==> flow/design.v <==
module key(
    input clk, rst,
    input [3:0] key_in,
    output reg [2:0] key_val
);
    localparam CNT_MAX = 4'd9;  
    reg [3:0] cnt;
    always @(posedge clk or negedge rst) begin
        if (!rst) begin
            cnt <= 4'd0;
        end else begin
            if (key_in[0] && key_in[1] && key_in[2] && key_in[3]) begin
                cnt <= 4'd0;
            end else begin
                cnt <= (cnt == CNT_MAX) ? cnt : (cnt + 1'b1);
            end
        end
    end
    always @(posedge clk or negedge rst) begin
        if (!rst) begin
            key_val <= 3'd0;
        end else if (cnt == CNT_MAX - 1'b1) begin
            if (~key_in[0]) begin
                key_val <= 3'd1;
            end else if (~key_in[1]) begin
                key_val <= 3'd2;
            end else if (~key_in[2]) begin
                key_val <= 3'd3;
            end else if (~key_in[3]) begin
                key_val <= 3'd4;
            end
        end else begin
            key_val <= 3'd0;
        end
    end
endmodule
module seg(
    input clk, rst,
    input [20:0] data,
    output reg [6:0] seg,
    output reg [7:0] sel
);
    localparam  CNT_MAX = 2'd3;  
    localparam  DIGIT0 = 7'b100_0000,
                DIGIT1 = 7'b111_1001,
                DIGIT2 = 7'b010_0100,
                DIGIT3 = 7'b011_0000,
                DIGIT4 = 7'b001_1001,
                DIGIT5 = 7'b001_0010,
                DIGIT6 = 7'b000_0010,
                DIGIT7 = 7'b111_1000,
                DIGIT8 = 7'b000_0000,
                DIGIT9 = 7'b001_0000,
                DASH   = 7'b011_1111;
    reg [1:0] cnt;
    reg [2:0] idx;
    always @(posedge clk or negedge rst) begin
        if (!rst) begin
            cnt <= 2'd0;
            idx <= 3'd0;
            sel <= 8'b1111_1111;
        end else begin
            sel <= ~(1'b1 << idx);
            if (cnt == CNT_MAX) begin  
                cnt <= 2'd0;
                idx <= (idx == 3'd7) ? 3'd0 : (idx + 1'b1);  
            end else begin
                cnt <= cnt + 1'b1;
            end
        end
    end
    reg [6:0] digit;
    always @(*) begin
        case (idx)
            3'd0: digit = data[6:0] % 4'd10;
            3'd1: digit = data[6:0] / 4'd10;
            3'd2: digit = 4'd10;
            3'd3: digit = data[13:7] % 4'd10;
            3'd4: digit = data[13:7] / 4'd10;
            3'd5: digit = 4'd10;
            3'd6: digit = data[20:14] % 4'd10;
            3'd7: digit = data[20:14] / 4'd10;
            default: ;
        endcase
        case (digit)
            4'd0: seg = DIGIT0;
            4'd1: seg = DIGIT1;
            4'd2: seg = DIGIT2;
            4'd3: seg = DIGIT3;
            4'd4: seg = DIGIT4;
            4'd5: seg = DIGIT5;
            4'd6: seg = DIGIT6;
            4'd7: seg = DIGIT7;
            4'd8: seg = DIGIT8;
            4'd9: seg = DIGIT9;
            4'd10: seg = DASH;
            default: seg = 7'dx;
        endcase
    end
endmodule
module clock (
    input clk, rst,
    input [2:0] key_val,
    output reg [20:0] data,
    output reg [2:0] led
);
    localparam  S1 = 3'd1,
                S2 = 3'd2,
                S3 = 3'd3,
                S4 = 3'd4;
    localparam  RUNNING = 1'b0,
                SETTING = 1'b1;
    reg current_state, next_state;
    always @(posedge clk or negedge rst) begin
        if (!rst) begin
            current_state <= RUNNING;
        end else begin
            current_state <= next_state;
        end
    end
    always @(*) begin
        next_state = current_state;
        case (current_state)
            RUNNING: begin
                if (key_val == S2) begin
                    next_state = SETTING;
                end else begin
                    next_state = RUNNING;
                end
            end
            SETTING: begin
                if (key_val == S4) begin
                    next_state = RUNNING;
                end else begin
                    next_state = SETTING;
                end
            end
            default: begin ; end
        endcase
    end
    reg [9:0] cnt;
    localparam CNT_MAX = 10'd999;  
    reg [1:0] choice;
    localparam  SEC     = 2'b00,
                MIN     = 2'b01,
                HOUR    = 2'b11;
    always @(posedge clk or negedge rst) begin
        if (!rst) begin
            data <= 21'd0;
            cnt <= 10'd0;
        end else begin
            case (current_state)
                RUNNING: begin
                    if (cnt == CNT_MAX) begin
                        cnt <= 10'd0;
                        if (data[5:0] == 6'd59) begin
                            data[5:0] <= 6'd0;
                            if (data[12:7] == 6'd59) begin
                                data[12:7] <= 6'd0;
                                if (data[18:14] == 5'd23) begin
                                    data <= 21'd0;
                                end else begin
                                    data[18:14] <= data[18:14] + 1'b1;
                                end
                            end else begin
                                data[12:7] <= data[12:7] + 1'b1;
                            end
                        end else begin
                            data[5:0] <= data[5:0] + 1'b1;
                        end
                    end else begin
                        cnt <= cnt + 1'b1;
                    end
                end
                SETTING: begin
                    cnt <= 10'd0;
                    if (key_val == S3) begin
                        case (choice)
                            SEC: begin
                                data[5:0] <= (data[5:0] == 6'd59) ? 6'd0 : (data[5:0] + 1'b1);
                            end
                            MIN: begin
                                data[12:7] <= (data[12:7] == 6'd59) ? 6'd0 : (data[12:7] + 1'b1);
                            end
                            HOUR: begin
                                data[18:14] <= (data[18:14] == 5'd23) ? 5'd0 : (data[18:14] + 1'b1);
                            end
                            default: begin ; end
                        endcase
                    end
                end
                default: begin ; end
            endcase
        end
    end
    always @(posedge clk or negedge rst) begin
        if (!rst) begin
            choice <= SEC;
        end else begin
            case (current_state)
                RUNNING: begin
                    choice <= SEC;
                end
                SETTING: begin
                    if (key_val == S2) begin
                        case (choice)
                            SEC: begin choice <= MIN; end
                            MIN: begin choice <= HOUR; end
                            HOUR: begin choice <= SEC; end
                            default: begin ; end
                        endcase
                    end
                end
                default: begin ; end
            endcase
        end
    end
    always @(*) begin
        led = 3'b111;
        case (current_state)
            RUNNING: begin
                led = 3'b111;
            end
            SETTING: begin
                case (choice)
                    SEC: begin led = 3'b110; end
                    MIN: begin led = 3'b101; end
                    HOUR: begin led = 3'b011; end
                    default: begin ; end
                endcase
            end
            default: begin ; end
        endcase
    end
endmodule
module stopwatch (
    input clk, rst,
    input [2:0] key_val,
    output reg [20:0] data
);
    localparam  S1 = 3'd1,
                S2 = 3'd2,
                S3 = 3'd3,
                S4 = 3'd4;
    localparam  IDLE    = 2'b00,
                RUNNING = 2'b01,
                PAUSED  = 2'b11;
    reg [1:0] current_state, next_state;
    always @(posedge clk or negedge rst) begin
        if (!rst) begin
            current_state <= IDLE;
        end else begin
            current_state <= next_state;
        end
    end
    always @(*) begin
        next_state = current_state;
        case (current_state)
            IDLE: begin
                if (key_val == S2) begin
                    next_state = RUNNING;
                end else begin
                    next_state = IDLE;
                end
            end
            RUNNING: begin
                if (key_val == S2 ||
                    (data[6:0] == 7'd99 && data[12:7] == 6'd59 && data[20:14] == 7'd99)) begin
                    next_state = PAUSED;
                end else begin
                    next_state = RUNNING;
                end
            end
            PAUSED: begin
                if (key_val == S2) begin
                    next_state = RUNNING;
                end else if (key_val == S3) begin
                    next_state = IDLE;
                end else begin
                    next_state = PAUSED;
                end
            end
            default: begin ; end
        endcase
    end
    reg [3:0] cnt;
    localparam CNT_MAX = 4'd9;  
    always @(posedge clk or negedge rst) begin
        if (!rst) begin
            data <= 21'd0;
            cnt <= 4'd0;
        end else begin
            case (current_state)
                IDLE: begin
                    data <= 21'd0;
                    cnt <= 4'd0;
                end
                RUNNING: begin
                    if (data[6:0] == 7'd99 && data[12:7] == 6'd59 && data[20:14] == 7'd99) begin
                    end else if (cnt == CNT_MAX) begin
                        cnt <= 4'd0;
                        if (data[6:0] == 7'd99) begin
                            data[6:0] <= 7'd0;
                            if (data[12:7] == 6'd59) begin
                                data[12:7] <= 6'd0;
                                data[20:14] <= data[20:14] + 1'b1;
                            end else begin
                                data[12:7] <= data[12:7] + 1'b1;
                            end
                        end else begin
                            data[6:0] <= data[6:0] + 1'b1;
                        end
                    end else begin
                        cnt <= cnt + 1'b1;
                    end
                end
                PAUSED: begin
                end
                default: begin ; end
            endcase
        end
    end
endmodule
module blink(
    input clk, rst, en,
    output reg led
);
    localparam CNT_MAX = 10'd999;  
    reg [9:0] cnt;
    always @(posedge clk or negedge rst) begin
        if (!rst) begin
            cnt <= 10'd0;
            led <= 1'b0;
        end else if (en) begin
            if (cnt == (CNT_MAX >> 1'b1)) begin
                cnt <= 10'd0;
                led <= ~led;
            end else begin
                cnt <= cnt + 1'b1;
            end
        end else begin
            cnt <= 10'd0;
            led <= 1'b0;
        end
    end
endmodule
module buzz(
    input clk, rst, en,
    output buz
);
    localparam CNT_MAX = 3'd7;  
    reg [2:0] cnt;
    always @(posedge clk or negedge rst) begin
        if (!rst) begin
            cnt <= 3'd0;
        end else if (en) begin
            cnt <= (cnt == CNT_MAX) ? 3'd0 : (cnt + 1'b1);
        end else begin
            cnt <= 3'd0;
        end
    end
    assign buz = (cnt <= (CNT_MAX >> 1'b1)) ? 1'b0 : 1'b1;  
endmodule
module timer (
    input clk, rst,
    input [2:0] key_val,
    output reg [20:0] data,
    output reg [2:0] led,
    output buz
);
    localparam  S1 = 3'd1,
                S2 = 3'd2,
                S3 = 3'd3,
                S4 = 3'd4;
    reg en_blink;
    wire led_blink;
    blink u_blink(
        .clk(clk),
        .rst(rst),
        .en(en_blink),
        .led(led_blink)
    );
    reg en_buz;
    reg [9:0] cnt_buz;
    reg [2:0] cnt_repeat;
    localparam REPEATS_MAX = 3'd5;
    buzz u_buzz(
        .clk(clk),
        .rst(rst),
        .en(en_buz),
        .buz(buz)
    );
    localparam  SETTING = 2'b00,
                RUNNING = 2'b01,
                PAUSED = 2'b11,
                TIMEUP = 2'b10;
    reg [1:0] current_state, next_state;
    always @(posedge clk or negedge rst) begin
        if (!rst) begin
            current_state <= SETTING;
        end else begin
            current_state <= next_state;
        end
    end
    always @(*) begin
        next_state = current_state;
        case (current_state)
            SETTING: begin
                if (key_val == S4) begin
                    next_state = RUNNING;
                end else begin
                    next_state = SETTING;
                end
            end
            RUNNING: begin
                if (data == 21'd0) begin
                    next_state = TIMEUP;
                end else begin
                    if (key_val == S4) begin
                        next_state = PAUSED;
                    end else if (key_val == S3) begin
                        next_state = SETTING;
                    end else begin
                        next_state = RUNNING;
                    end
                end
            end
            PAUSED: begin
                if (key_val == S4) begin
                    next_state = RUNNING;
                end else if (key_val == S3) begin
                    next_state = SETTING;
                end else begin
                    next_state = PAUSED;
                end
            end
            TIMEUP: begin
                if (key_val == S4) begin
                    next_state = SETTING;
                end else begin
                    next_state = TIMEUP;
                end
            end
            default: begin ; end
        endcase
    end
    reg [20:0] data_tmp;
    reg [9:0] cnt;
    localparam CNT_MAX = 10'd999;  
    reg [1:0] choice;
    localparam  SEC     = 2'b00,
                MIN     = 2'b01,
                HOUR    = 2'b11;
    always @(posedge clk or negedge rst) begin
        if (!rst) begin
            data <= 21'd0;
            cnt <= 10'd0;
            data_tmp <= 21'd0;
        end else begin
            case (current_state)
                SETTING: begin
                    cnt <= 10'd0;
                    data <= data_tmp;
                    if (key_val == S3) begin
                        case (choice)
                            SEC: begin
                                data[5:0] <= (data[5:0] == 6'd59) ? 6'd0 : (data[5:0] + 1'b1);
                                data_tmp[5:0] <= (data[5:0] == 6'd59) ? 6'd0 : (data[5:0] + 1'b1);
                            end
                            MIN: begin
                                data[12:7] <= (data[12:7] == 6'd59) ? 6'd0 : (data[12:7] + 1'b1);
                                data_tmp[12:7] <= (data[12:7] == 6'd59) ? 6'd0 : (data[12:7] + 1'b1);
                            end
                            HOUR: begin
                                data[18:14] <= (data[18:14] == 5'd23) ? 5'd0 : (data[18:14] + 1'b1);
                                data_tmp[18:14] <= (data[18:14] == 5'd23) ? 5'd0 : (data[18:14] + 1'b1);
                            end
                            default: begin ; end
                        endcase
                    end
                end
                RUNNING: begin
                    if (cnt == CNT_MAX) begin
                        cnt <= 10'd0;
                        if (data[5:0] == 6'd0) begin
                            data[5:0] <= 6'd59;
                            if (data[12:7] == 6'd0) begin
                                data[12:7] <= 6'd59;
                                data[18:14] <= data[18:14] - 1'b1;
                            end else begin
                                data[12:7] <= data[12:7] - 1'b1;
                            end
                        end else begin
                            data[5:0] <= data[5:0] - 1'b1;
                        end
                    end else begin
                        cnt <= cnt + 1'b1;
                    end
                end
                PAUSED: begin
                end
                TIMEUP: begin
                end
                default: begin ; end
            endcase
        end
    end
    always @(posedge clk or negedge rst) begin
        if (!rst) begin
            choice <= SEC;
        end else begin
            case (current_state)
                SETTING: begin
                    if (key_val == S2) begin
                        case (choice)
                            SEC: begin choice <= MIN; end
                            MIN: begin choice <= HOUR; end
                            HOUR: begin choice <= SEC; end
                            default: begin ; end
                        endcase
                    end
                end
                RUNNING: begin
                    choice <= SEC;
                end
                PAUSED: begin
                end
                TIMEUP: begin
                end
                default: begin ; end
            endcase
        end
    end
    always @(*) begin
        led = 3'b111;
        en_blink = 1'b0;
        case (current_state)
            SETTING: begin
                case (choice)
                    SEC: begin led = 3'b110; end
                    MIN: begin led = 3'b101; end
                    HOUR: begin led = 3'b011; end
                    default: begin ; end
                endcase
            end
            RUNNING: begin
                led = 3'b111;
            end
            PAUSED: begin
            end
            TIMEUP: begin
                en_blink = 1'b1;
                led = {2'b11, led_blink};
            end
            default: begin ; end
        endcase
    end
    always @(posedge clk or negedge rst) begin
        if (!rst) begin
            en_buz <= 1'b0;
            cnt_buz <= 10'd0;
            cnt_repeat <= 3'd0;
        end else begin
            case (current_state)
                SETTING: begin
                    en_buz <= 1'b0;
                    cnt_buz <= 10'd0;
                    cnt_repeat <= 3'd0;
                end
                RUNNING: begin
                end
                PAUSED: begin
                end
                TIMEUP: begin
                    if (cnt_repeat < REPEATS_MAX) begin
                        if (cnt_buz <= (CNT_MAX >> 1'b1)) begin
                            en_buz <= 1'b1;
                            cnt_buz <= cnt_buz + 1'b1;
                        end else if (cnt_buz < CNT_MAX) begin
                            en_buz <= 1'b0;
                            cnt_buz <= cnt_buz + 1'b1;
                        end else begin
                            cnt_buz <= 10'd0;
                            cnt_repeat <= cnt_repeat + 1'b1;
                        end
                    end else begin
                        en_buz <= 1'b0;
                    end
                end
                default: begin ; end
            endcase
        end
    end
endmodule
module top(
    input clk, rst,
    input [3:0] key_in,
    output [6:0] seg,
    output [7:0] sel,
    output reg [2:0] led, sel_led,
    output buz
);
    wire [2:0] key_val;
    localparam  S1 = 3'd1,
                S2 = 3'd2,
                S3 = 3'd3,
                S4 = 3'd4;
    key u_key(
        .clk(clk),
        .rst(rst),
        .key_in(key_in),
        .key_val(key_val)
    );
    reg [20:0] data_to_show;
    seg u_seg(
        .clk(clk),
        .rst(rst),
        .seg(seg),
        .sel(sel),
        .data(data_to_show)
    );
    wire [20:0] data_clock, data_stopwatch, data_timer;
    wire [2:0] led_clock, led_timer;
    wire [2:0] key_val_clock, key_val_stopwatch, key_val_timer;
    reg [1:0] current_state, next_state;
    localparam  CLOCK       = 2'b00,
                STOPWATCH   = 2'b01,
                TIMER       = 2'b11;
    assign key_val_clock = (current_state == CLOCK) ? key_val : 3'd0;
    assign key_val_stopwatch = (current_state == STOPWATCH) ? key_val : 3'd0;
    assign key_val_timer = (current_state == TIMER) ? key_val : 3'd0;
    clock u_clock (
        .clk(clk),
        .rst(rst),
        .key_val(key_val_clock),
        .data(data_clock),
        .led(led_clock)
    );
    stopwatch u_stopwatch (
        .clk(clk),
        .rst(rst),
        .key_val(key_val_stopwatch),
        .data(data_stopwatch)
    );
    timer u_timer (
        .clk(clk),
        .rst(rst),
        .key_val(key_val_timer),
        .data(data_timer),
        .led(led_timer),
        .buz(buz)
    );
    always @(posedge clk or negedge rst) begin
        if (!rst) begin
            current_state <= CLOCK;
        end else begin
            current_state <= next_state;
        end
    end
    always @(*) begin
        next_state = current_state;
        case (current_state)
            CLOCK: begin
                if (key_val == S1) begin
                    next_state = STOPWATCH;
                end else begin
                    next_state = CLOCK;
                end
            end
            STOPWATCH: begin
                if (key_val == S1) begin
                    next_state = TIMER;
                end else begin
                    next_state = STOPWATCH;
                end
            end
            TIMER: begin
                if (key_val == S1) begin
                    next_state = CLOCK;
                end else begin
                    next_state = TIMER;
                end
            end
            default: begin ; end
        endcase
    end
    always @(*) begin
        led = 3'b111;
        data_to_show = 20'd0;
        sel_led = 3'b111;
        case (current_state)
            CLOCK: begin
                led = 3'b110;
                data_to_show = data_clock;
                sel_led = led_clock;
            end
            STOPWATCH: begin
                led = 3'b101;
                data_to_show = data_stopwatch;
                sel_led = 3'b111;
            end
            TIMER: begin
                led = 3'b011;
                data_to_show = data_timer;
                sel_led = led_timer;
            end
            default: begin ; end
        endcase
    end
endmodule
* Step by step through the tools: top
The steps from the RTL of top to its reports follow in flow order.
Line numbers count from 1 in the design file above.
Operators carry their Yosys type and port widths (W data, S select, Z words).
Library cell names are shortened.
Not given: n/a
- Top module :: top
- Clock :: clk
- Cell library :: sky130hd
- Corner :: tt_025C_1v80

* Word-level counts
Yosys after proc, flatten, opt, wreduce and memory -nomap, before mapping. Memory bits, and registers merged into a memory's read port (data or address), are not among the register bits. Print and check cells are not counted. Equal cells are merged and count once.
Yosys's memory passes give these memory sizes; they may raise the number of words (mostly to a power of two), join words into wider ones and drop unused or constant bits.
- Bits in read-only memories :: 112
- Memories :: 1
- Register bits :: 154
- Reduce/logical cells :: 39
- Bitwise gates (word level) :: 3
- Div/mod/pow operators :: 6
- Multiplexer cells :: 126
- Magnitude comparators :: 4
- Shift operators :: 1
- Add/sub/neg operators :: 22
- Equality and inequality tests :: 69
** Memory list
- (no name shown) :: words 16, width 7, rd ports 1, write ports 0, RTL line 85 : case (digit)
** Operator list (count)
- $mux W6 :: 24
- $div A7 B4 Y7 const B :: 3
- $mod A7 B4 Y7 const B :: 3
- $mux W10 :: 7
- $pmux W21 S3 :: 1
- $mux W5 :: 12
- $pmux W10 S2 :: 3
- $pmux W6 S2 :: 5
- $mux W7 :: 8
- $pmux W7 S7 :: 1
- $mux W3 :: 14
- $add A10 B1 Y10 const B :: 4
- $pmux W3 S3 :: 4
- $add A6 B1 Y6 const B :: 5
- $eq A6 B6 Y1 const B :: 5
- $pmux W7 S2 :: 2
- $mux W2 :: 13
- $ne A2 B1 Y1 const B :: 12
- $eq A3 B2 Y1 const B :: 8
- $pmux W2 S3 :: 4
- $logic_not A21 Y1 :: 1
- $eq A3 B3 Y1 const B :: 7
- $eq A10 B10 Y1 const B :: 2
- $pmux W5 S2 :: 2
- $ne A2 B2 Y1 const B :: 9
- $pmux W3 S2 :: 3
- $reduce_and A4 Y1 :: 4
- $mux W4 :: 4
Not listed: further kinds 40, cells in them 100.

* Longest topological paths
Yosys ltp: most cells in a row. Word level: on the elaborated netlist, between registers, memories and ports. Mapped: between sequential cells and ports; inverters and the memories' decode and read muxes count.
- Depth in word-level cells :: 7
- ABC_AREA :: 0
- Depth in mapped cells :: 24
- Mapped depth without buffers :: 22

* Synthesis result
Yosys stat after the flow's synthesis: flattened, memories mapped to cells. It holds for the ABC_AREA given above (unset counts as 0); a run with the other value may have another netlist.
Totals and module areas in this step are rounded.
** Cells by type (count)
- dfrtp_1 :: 147
- nand2_1 :: 149
- ha_1 :: 44
- o21ai_0 :: 94
- nor2_1 :: 117
- dfstp_2 :: 13
- a21oi_1 :: 68
- nand3_1 :: 61
- xnor2_1 :: 24
- mux2_2 :: 16
- xor2_1 :: 18
- and3_1 :: 25
- inv_1 :: 40
- o31ai_1 :: 19
- a222oi_1 :: 14
- nand2b_1 :: 21
- nor3_1 :: 26
- nor2b_1 :: 20
Other cell types: 60; their cells: 224.
- Mapped flip-flops :: 160
- Mapped area :: 0.009821 mm^2
- Standard cells after synthesis :: 1140
By module: a second synthesis without flattening, with its own total; a netlist apart from the flattened one above.
- Cell total of the unflattened synthesis :: 1212
- Area total of the unflattened synthesis :: 0.01092 mm^2
Each row is one instance without its submodules.
** By module
- timer :: cells 450, area 0.003955 mm^2, instances 1
- seg :: cells 241, area 0.002092 mm^2, instances 1
- clock :: cells 173, area 0.001664 mm^2, instances 1
- stopwatch :: cells 166, area 0.001524 mm^2, instances 1
- top :: cells 80, area 0.0006193 mm^2, instances 1
- blink :: cells 53, area 0.0005543 mm^2, instances 1
- key :: cells 37, area 0.0003616 mm^2, instances 1
- buzz :: cells 12, area 0.0001526 mm^2, instances 1

* Path before layout
Source: OpenSTA report_checks on the synthesized netlist (no wires, ideal clock, input and output delay 20% of the period each), path of least setup slack; recovery checks are left aside. Register names are those of the netlist, which keeps one name where synthesis merged equal registers.
- Kind :: register -> output
- From :: register u_seg.idx[0]
- To :: output port seg[4]
- External output delay :: 2.000 ns
- Buffers on the path :: 1
- Setup slack :: 4.084 ns
- Path delay :: 3.916 ns
- Time at the first pin :: 0.000 ns
- Period :: 10.0 ns
- Stages on the path :: 19
- Data arrival time :: 3.916 ns
- Period reached after synthesis :: 5.916 ns
"path delay" is the arrival time less input delay plus setup time.
A path that ends at an output port has no setup time.
"stages on the path": output pins that drive a net of the path, with the launching flip-flop's if there is one; two outputs of one cell count as two.
"period reached after synthesis" is the clock period less the worst setup slack; recovery checks do not enter. This is arithmetic on one report: input and output delays are still those of the set period (20% each).
Between the ends stands the longest chain of elaborated cells between them, by number of cells; it is not shown to be the way that was timed. Of several equally long chains one is given.
A line is the first line of the expression or statement that the cell stems from. Yosys adds cells for indexed reads and writes and turns some case tables into memories.
The chain passes a memory read, where the word-level depth is cut; so it can be longer than that depth.
- Cell sequence :: dfrtp_1 -> ha_1 -> ha_1 -> buf_2 -> a221o_1 -> a211o_1 -> a311o_1 -> or2_4 -> inv_1 -> ha_1 -> and3b_1 -> a32o_1 -> nor2_1 -> and2_1 -> inv_1 -> ha_1 -> inv_1 -> a21oi_1 -> o31ai_2
- Length of the longest elaborated chain :: 5
- Elaborated cells between the ends (all ways) :: 13
- Those cells by class :: eq/ne (7); mux (2); reduce/logical (3); memory (1)
** RTL lines, path post-synthesis
- from (decl) :: RTL line 56 : reg [2:0] idx;
- from (assign) :: RTL line 60 : idx <= 3'd0;
- from (assign) :: RTL line 66 : idx <= (idx == 3'd7) ? 3'd0 : (idx + 1'b1);
- $eq A3 B2 Y1 :: RTL line 74 : case (idx)
- $reduce_or A2 Y1
- $pmux W7 S7 :: RTL line 74
- $mem_v2 Z16 W7 :: RTL line 85 : case (digit)
- $mux W7 :: RTL line 85
- to (decl) :: RTL line 598 : output [6:0] seg,

* Path in the finished layout
Path of least setup slack in the final report of run 1 (OpenROAD, finished layout, wires in). Where an end is a register, its clock arrival counts in the times.
- Kind :: register -> output
- From :: register (no name shown)
- To :: output port seg[3]
- Period :: 7.99 ns
- Buffers on the path :: 1
- External output delay :: 1.60 ns
- Setup slack :: 0.55 ns
- Stages on the path :: 15
- Data arrival time :: 5.85 ns
- Time at the first pin :: 0.42 ns
- Cell sequence :: dfrtp_1 -> a222oi_1 -> nor2_1 -> a31oi_1 -> mux2i_1 -> mux2i_1 -> ha_1 -> or3_1 -> a21oi_1 -> a211oi_1 -> o32ai_1 -> ha_1 -> a21o_1 -> a21oi_1 -> clkdlybuf4s50_1
** RTL lines, path after layout
- to (decl) :: RTL line 598 : output [6:0] seg,
No chain of elaborated cells between the ends is given.

Subject: top on sky130hd, stored results

Hello all,

Settings and measured results of 3 stored flow runs for module top (sky130hd), not sorted in any way. The constraints put input and output delay at 20% of the set period each and load the outputs with 0.01 pF.
By "clock period achieved" is meant the clock period of the run minus its worst setup slack. This is arithmetic on one report: input and output delays are still those of the set period (20% each).
"power" is the tool's figure for a default switching activity; nothing was simulated.
The results are shown rounded.

* Run 1
** Files
==> flow/run.sh <==
#!/bin/bash
# the make line also repeats the synthesis and layout settings of config.mk as NAME=value (left out here)
make -C /OpenROAD-flow-scripts/flow DESIGN_CONFIG=/design/flow/config.mk WORK_HOME=/design/flow/orfs CLKGATE_MAP_FILE= finish
==> flow/config.mk <==
export PLATFORM = sky130hd
export DESIGN_NAME = top
export DESIGN_NICKNAME = top
export VERILOG_FILES = /design/flow/design.v
export SDC_FILE = /design/flow/constraint.sdc
export NUM_CORES = 4
export LEC_CHECK = 0
export CAP_MARGIN = 20
export CORE_MARGIN = 2
export CORE_UTILIZATION = 49
export SLEW_MARGIN = 20
==> flow/constraint.sdc <==
create_clock -name core_clock -period 7.99 [get_ports {clk}]
set_input_delay 1.5980 -clock core_clock [delete_from_list [all_inputs] [get_ports {clk}]]
set_output_delay 1.5980 -clock core_clock [all_outputs]
set_load 0.01 [all_outputs]
** Results
- Utilization :: 55.2%
- Worst setup slack after layout :: 0.546 ns
- Power :: 1.704 mW
- Die size :: 0.02119 mm^2
- Worst hold slack after layout :: 0.435 ns
- Netlist area reported by Yosys :: 0.009821 mm^2
- Clock period achieved :: 7.444 ns
- Post-route setup TNS :: 0.000 ns

* Run 2
** Files
==> flow/run.sh <==
#!/bin/bash
# the make line also repeats the synthesis and layout settings of config.mk as NAME=value (left out here)
make -C /OpenROAD-flow-scripts/flow DESIGN_CONFIG=/design/flow/config.mk WORK_HOME=/design/flow/orfs CLKGATE_MAP_FILE= finish
==> flow/config.mk <==
export PLATFORM = sky130hd
export DESIGN_NAME = top
export DESIGN_NICKNAME = top
export VERILOG_FILES = /design/flow/design.v
export SDC_FILE = /design/flow/constraint.sdc
export NUM_CORES = 4
export LEC_CHECK = 0
export CAP_MARGIN = 15
export CELL_PAD_IN_SITES_DETAIL_PLACEMENT = 2
export CELL_PAD_IN_SITES_GLOBAL_PLACEMENT = 3
export CORE_MARGIN = 2
export CORE_UTILIZATION = 40
export GPL_ROUTABILITY_DRIVEN = 1
export PLACE_DENSITY = 0.8
export SETUP_SLACK_MARGIN = 2.18
export SLEW_MARGIN = 35
==> flow/constraint.sdc <==
create_clock -name core_clock -period 10.0 [get_ports {clk}]
set_input_delay 2.0000 -clock core_clock [delete_from_list [all_inputs] [get_ports {clk}]]
set_output_delay 2.0000 -clock core_clock [all_outputs]
set_load 0.01 [all_outputs]
** Results
- Utilization :: 45.5%
- Worst setup slack after layout :: 2.553 ns
- Power :: 1.399 mW
- Die size :: 0.02582 mm^2
- Worst hold slack after layout :: 0.433 ns
- Netlist area reported by Yosys :: 0.009821 mm^2
- Clock period achieved :: 7.447 ns
- Post-route setup TNS :: 0.000 ns

* Run 3
** Files
==> flow/run.sh <==
#!/bin/bash
# the make line also repeats the synthesis and layout settings of config.mk as NAME=value (left out here)
make -C /OpenROAD-flow-scripts/flow DESIGN_CONFIG=/design/flow/config.mk WORK_HOME=/design/flow/orfs CLKGATE_MAP_FILE= finish
==> flow/config.mk <==
export PLATFORM = sky130hd
export DESIGN_NAME = top
export DESIGN_NICKNAME = top
export VERILOG_FILES = /design/flow/design.v
export SDC_FILE = /design/flow/constraint.sdc
export NUM_CORES = 4
export LEC_CHECK = 0
export CAP_MARGIN = 20
export CORE_MARGIN = 2
export CORE_UTILIZATION = 40
export SLEW_MARGIN = 20
==> flow/constraint.sdc <==
create_clock -name core_clock -period 7.05 [get_ports {clk}]
set_input_delay 1.4100 -clock core_clock [delete_from_list [all_inputs] [get_ports {clk}]]
set_output_delay 1.4100 -clock core_clock [all_outputs]
set_load 0.01 [all_outputs]
** Results
- Utilization :: 45.7%
- Worst setup slack after layout :: 0.349 ns
- Power :: 2.059 mW
- Die size :: 0.02582 mm^2
- Worst hold slack after layout :: 0.433 ns
- Netlist area reported by Yosys :: 0.009821 mm^2
- Clock period achieved :: 6.701 ns
- Post-route setup TNS :: 0.000 ns

Thanks
